==> flow/design.v <==
module matvecmult(
    CLK,
    RST,
    vector_x,
    vector_b,
    vector_y,
    Q,
    A,
    finish
);
input               CLK;
input               RST;
input       [127:0]	vector_x;
input       [127:0]	vector_b;
output  reg [127:0]	vector_y;
input       [127:0]	Q;
output  reg [3:0]   A;
output  reg         finish;
integer i;
integer j;
reg [7:0] vector_x_w[0:15],vector_x_r[0:15];
reg [7:0] vector_b_w[0:15],vector_b_r[0:15];
reg [7:0] vector_y_w[0:15],vector_y_r[0:15];
reg [7:0] part_matrix_a_w[0:15],part_matrix_a_r[0:15];
reg       finish_w,finish_r;
reg [3:0] counter_w,counter_r;
reg [7:0] temp;
always @(*) begin
    vector_x_w[0] = vector_x[7:0];
    vector_x_w[1] = vector_x[15:8];
    vector_x_w[2] = vector_x[23:16];
    vector_x_w[3] = vector_x[31:24];
    vector_x_w[4] = vector_x[39:32];
    vector_x_w[5] = vector_x[47:40];
    vector_x_w[6] = vector_x[55:48];
    vector_x_w[7] = vector_x[63:56];
    vector_x_w[8] = vector_x[71:64];
    vector_x_w[9] = vector_x[79:72];
    vector_x_w[10] = vector_x[87:80];
    vector_x_w[11] = vector_x[95:88];
    vector_x_w[12] = vector_x[103:96];
    vector_x_w[13] = vector_x[111:104];
    vector_x_w[14] = vector_x[119:112];
    vector_x_w[15] = vector_x[127:120];
    vector_b_w[0] = vector_b[7:0];
    vector_b_w[1] = vector_b[15:8];
    vector_b_w[2] = vector_b[23:16];
    vector_b_w[3] = vector_b[31:24];
    vector_b_w[4] = vector_b[39:32];
    vector_b_w[5] = vector_b[47:40];
    vector_b_w[6] = vector_b[55:48];
    vector_b_w[7] = vector_b[63:56];
    vector_b_w[8] = vector_b[71:64];
    vector_b_w[9] = vector_b[79:72];
    vector_b_w[10] = vector_b[87:80];
    vector_b_w[11] = vector_b[95:88];
    vector_b_w[12] = vector_b[103:96];
    vector_b_w[13] = vector_b[111:104];
    vector_b_w[14] = vector_b[119:112];
    vector_b_w[15] = vector_b[127:120];
    part_matrix_a_w[0] = Q[7:0];
    part_matrix_a_w[1] = Q[15:8];
    part_matrix_a_w[2] = Q[23:16];
    part_matrix_a_w[3] = Q[31:24];
    part_matrix_a_w[4] = Q[39:32];
    part_matrix_a_w[5] = Q[47:40];
    part_matrix_a_w[6] = Q[55:48];
    part_matrix_a_w[7] = Q[63:56];
    part_matrix_a_w[8] = Q[71:64];
    part_matrix_a_w[9] = Q[79:72];
    part_matrix_a_w[10] = Q[87:80];
    part_matrix_a_w[11] = Q[95:88];
    part_matrix_a_w[12] = Q[103:96];
    part_matrix_a_w[13] = Q[111:104];
    part_matrix_a_w[14] = Q[119:112];
    part_matrix_a_w[15] = Q[127:120];
    for(i=0;i<=15;i=i+1) begin
        vector_y_w[i] = vector_y_r[i];
    end
    temp =  2*part_matrix_a_w[15]*vector_x_w[0]+
            2*part_matrix_a_w[14]*vector_x_w[1]+
            2*part_matrix_a_w[13]*vector_x_w[2]+
            2*part_matrix_a_w[12]*vector_x_w[3]+
            2*part_matrix_a_w[11]*vector_x_w[4]+
            2*part_matrix_a_w[10]*vector_x_w[5]+
            2*part_matrix_a_w[9]*vector_x_w[6]+
            2*part_matrix_a_w[8]*vector_x_w[7]+
            2*part_matrix_a_w[7]*vector_x_w[8]+
            2*part_matrix_a_w[6]*vector_x_w[9]+
            2*part_matrix_a_w[5]*vector_x_w[10]+
            2*part_matrix_a_w[4]*vector_x_w[11]+
            2*part_matrix_a_w[3]*vector_x_w[12]+
            2*part_matrix_a_w[2]*vector_x_w[13]+
            2*part_matrix_a_w[1]*vector_x_w[14]+
            2*part_matrix_a_w[0]*vector_x_w[15];
    finish_w = 1'b0;
    counter_w = counter_r;
    if(RST)
        counter_w = 1'b0;
    else if(counter_r<4'b1111) begin
        i = counter_r;
        vector_y_w[i] = vector_y_r[i]+temp+vector_b_w[i];
        counter_w = counter_r+1'b1;
    end
    else begin
        finish_w = 1'b1;
        if(finish_r==1'b0)
            vector_y_w[15] = vector_y_r[15]+temp+vector_b_w[15];
        else
            vector_y_w[15] = vector_y_r[15];
    end
    finish = finish_r;
    A = counter_w;
    vector_y = {vector_y_r[15],vector_y_r[14],vector_y_r[13],vector_y_r[12],vector_y_r[11],vector_y_r[10],vector_y_r[9],vector_y_r[8],vector_y_r[7],vector_y_r[6],vector_y_r[5],vector_y_r[4],vector_y_r[3],vector_y_r[2],vector_y_r[1],vector_y_r[0]};
end
always @(posedge CLK or posedge RST) begin
    if (RST) begin
        counter_r <= 1'b0;
        finish_r <= 1'b0;
        for(i=0;i<=15;i=i+1) begin
            part_matrix_a_r[i]<=1'b0;
            vector_y_r[i]<=1'b0;
        end
    end
    else begin
        counter_r <= counter_w;
        finish_r <= finish_w;
        for(i=0;i<=15;i=i+1) begin
            part_matrix_a_r[i]<=part_matrix_a_w[i];
            vector_y_r[i]<=vector_y_w[i];
        end
    end
end
endmodule
# From RTL to reports: matvecmult
# The steps from the RTL of matvecmult to its reports follow in flow order.
# Line numbers count from 1 in the design file above.
# Operators: Yosys type, input widths -> output width; for muxes data width and select width s.
# Cell names lack the library's common part.
setup:
  design: "matvecmult"
  clock_port: "CLK"
  lib: "sky130hd"
  pvt_corner: "tt_025C_1v80"

# After elaboration
# Counts by Yosys on the flattened word-level netlist (proc, flatten, opt, wreduce). Print and check cells are left out. Cells with the same type and inputs are merged into one.
word_totals:
  reg_bits: 133
  inputBits: 386
  out_inout_bits: 133
classes:
  add_sub_neg: 20
  n_mul: 16
  compare: 1
  equal: 17
  mux: 28
  bitwise: 16
  reduce_and_logical: 33
op_table:
  columns: ["op", "n"]
  rows:
  - ["$mul 8x8->7", 16]
  - ["$pmux 8 s16", 2]
  - ["$reduce_or 15->1", 16]
  - ["$mux 8", 22]
  - ["$add 8x8->8", 19]
  - ["$reduce_and 3->1", 16]
  - ["$eq 4x4->1 const B", 8]
  - ["$not 1->1", 16]
  - ["$eq 4x3->1 const B", 4]
  - ["$eq 4x2->1 const B", 2]
  - ["$mux 4", 2]
  - ["$add 4x1->4 const B", 1]
  - ["$eq 4x1->1 const B", 1]
  - ["$lt 4x4->1 const B", 1]
  - ["$logic_not 4->1", 1]
  - ["$ne 2x1->1 const B", 1]
  - ["$ne 2x2->1 const B", 1]
  - ["$mux 1", 2]

# Logic depth
# Depth = most cells in a row (Yosys ltp): at word level without a register or memory, in the mapped netlist without a sequential cell, where the memories' decode and read muxes count.
logic_depth:
  word_depth: 20
  abc_area: 0
  mapped_depth: 31
  mapped_depth_nobuf: 31

# Mapped cells and area
# Yosys stat after the flow's synthesis: flattened, memories mapped to cells. It holds for the ABC_AREA given above (unset counts as 0); a run with the other value may have another netlist.
mapped:
  mapped_cells: 2124
  area_um2: 19917.9
  sequential_area_um2: 3328.2
  ffs: 133
types:
  columns: ["type", "n"]
  rows:
  - ["fa_1", 199]
  - ["dfrtp_1", 133]
  - ["ha_1", 238]
  - ["xnor2_1", 198]
  - ["and2_1", 257]
  - ["mux2_2", 93]
  - ["inv_1", 251]
  - ["nand2_1", 232]
  - ["xor2_1", 60]
  - ["a22oi_1", 67]
  - ["a21oi_1", 70]
  - ["a21o_1", 38]
  - ["clkbuf_1", 56]
  - ["nor2_1", 52]
  - ["o21ai_0", 34]
  - ["a222oi_1", 15]
  - ["xnor3_1", 6]
  - ["nand3_1", 25]
# Other cell types: 30; their cells: 100.

# Worst setup path after synthesis
# Source: OpenSTA report_checks on the synthesized netlist (no wires, ideal clock, input and output delay 20% of the period each), path of least setup slack; recovery checks are left aside. Register names are those of the netlist, which keeps one name where synthesis merged equal registers.
synth_timing:
  path_kind: "input port to flip-flop"
  startpoint: "input Q[116]"
  endpoint: "register vector_y_r[12][7]"
  period_ns: 10.0
  launch_ns: 2.000
  arrival_time_ns: 9.784
  required_ns: 9.875
  setup_slack_ns: 0.091
  path_delay_ns: 7.909
  path_stages: 29
  period_less_setup_slack_ns: 9.909
# "path_delay_ns" = arrival - input delay + setup time.
# "path_stages" counts driving pins, that of a launching flip-flop among them; a cell with two outputs on the path counts twice.
# "period_less_setup_slack_ns" is the clock period less the worst setup slack; recovery checks do not enter. This is arithmetic on one report: input and output delays are still those of the set period (20% each).
# The rows between start and end are the longest chain of elaborated cells between them; the timing report does not say that the signal goes this way. Where chains are equally long, one stands for them.
# A line is the first line of the expression or statement that the cell stems from. Yosys adds cells for indexed reads and writes and turns some case tables into memories.
synth_via:
  cell_sequence: "nand2_1 fa_1 inv_1 ha_1 inv_1 fa_1 fa_1 inv_1 ha_1 xor2_1 fa_1 fa_1 inv_1 fa_1 fa_1 inv_1 fa_1 fa_1 inv_1 ha_1 xnor2_1 fa_1 ha_1 a21oi_1 xnor2_1 xnor2_1 xnor2_2 buf_6 mux2_2"
  elab_chain_cells: 19
  cells_between: 19
  lines_between: 3
synth_lines:
  columns: ["item", "line_no", "text"]
  rows:
  - ["start: declaration", 16, "input [127:0] Q;"]
  - ["$mul 8x8->7", 81, "2*part_matrix_a_w[14]*vector_x_w[1]+"]
  - ["$add 8x8->8 (15 in a row)", 80, "temp =  2*part_matrix_a_w[15]*vector_x_w[0]+"]
  - ["$add 8x8->8 (2 in a row)", 102, "vector_y_w[i] = vector_y_r[i]+temp+vector_b_w[i];"]
  - ["$mux 8", 102, null]
  - ["end: assignment", 122, "vector_y_r[i]<=1'b0;"]
  - ["end: assignment", 130, "vector_y_r[i]<=vector_y_w[i];"]
  - ["end: declaration", 23, "reg [7:0] vector_y_w[0:15],vector_y_r[0:15];"]

# Path in the finished layout
# Path of least setup slack in the final report of run A (OpenROAD, finished layout, wires in). Where an end is a register, its clock arrival counts in the times.
layout_timing:
  path_kind: "input port to flip-flop"
  startpoint: "input Q[120]"
  endpoint: "register vector_y_r[11][7]"
  period_ns: 15.7
  launch_ns: 3.14
  arrival_time_ns: 13.12
  required_ns: 16.09
  setup_slack_ns: 2.96
  path_stages: 26
# The rows between start and end are the longest chain of elaborated cells between them; the timing report does not say that the signal goes this way. Where chains are equally long, one stands for them.
layout_via:
  cell_sequence: "clkdlybuf4s50_1 and2_1 fa_1 ha_1 ha_1 fa_1 inv_1 fa_1 fa_1 fa_1 inv_1 fa_1 fa_1 inv_1 fa_1 inv_1 fa_1 fa_1 ha_1 a21oi_1 o21bai_1 a21oi_1 xnor2_1 xnor2_1 xnor2_2 mux2_2"
  elab_chain_cells: 19
  cells_between: 19
  lines_between: 2
layout_lines:
  columns: ["item", "line_no", "text"]
  rows:
  - ["start: declaration", 16, "input [127:0] Q;"]
  - ["$mul 8x8->7", 80, "temp =  2*part_matrix_a_w[15]*vector_x_w[0]+"]
  - ["$add 8x8->8 (15 in a row)", 80, null]
  - ["$add 8x8->8 (2 in a row)", 102, "vector_y_w[i] = vector_y_r[i]+temp+vector_b_w[i];"]
  - ["$mux 8", 102, null]
  - ["end: assignment", 122, "vector_y_r[i]<=1'b0;"]
  - ["end: assignment", 130, "vector_y_r[i]<=vector_y_w[i];"]
  - ["end: declaration", 23, "reg [7:0] vector_y_w[0:15],vector_y_r[0:15];"]

# Flow measurements of matvecmult on sky130hd: 2 stored runs with different settings, listed in no order. Input and output delays are each 20% of the period that was set; the output load is 0.01 pF.
# "period_reached_ns" is the run's clock period less its worst setup slack. It is reckoned from that one timing run; input and output delays stay at 20% of the period that was set.
# By "worst_path_time_ns" is meant the share of the clock period that the worst setup path is allowed (20% is reserved at inputs, 20% at outputs), minus its slack. Clock arrival times at its registers enter into it.
runs:
  - name: "run A"
    settings:
      CELL_PAD_IN_SITES_DETAIL_PLACEMENT: 2
      CORE_UTILIZATION: 35
      HOLD_SLACK_MARGIN: 0.29
      MIN_ROUTING_LAYER: "met2"
      PLACE_DENSITY_LB_ADDON: 0.26
      SETUP_SLACK_MARGIN: 1.43
      period_ns: 15.7
      CAP_MARGIN: 20
      CORE_MARGIN: 2
      SLEW_MARGIN: 20
    results:
      die_footprint_um2: 58832.9
      period_reached_ns: 12.736
      fin_ws_ns: 2.964
      fin_tns_ns: 0.000
      worst_path_time_ns: 9.60
      timing.worst_path_kind: "input port to flip-flop"
      final_stdcell_area_um2: 26356.5
      post_route_util_pct: 46.8
      timing.hold.ws_ns: 0.542
      synthesis_area_um2: 19917.9
  - name: "run B"
    settings:
      ABC_AREA: 1
      CAP_MARGIN: 25
      CELL_PAD_IN_SITES_GLOBAL_PLACEMENT: 3
      CORE_ASPECT_RATIO: 1.59
      CORE_MARGIN: 6
      CORE_UTILIZATION: 57
      CTS_CLUSTER_DIAMETER: 315
      CTS_CLUSTER_SIZE: 62
      GPL_ROUTABILITY_DRIVEN: 0
      MIN_ROUTING_LAYER: "met2"
      PLACE_DENSITY_LB_ADDON: 0.24
      period_ns: 11.9
      SLEW_MARGIN: 20
    outcome: "unfinished; error FLW-0024 in placement"
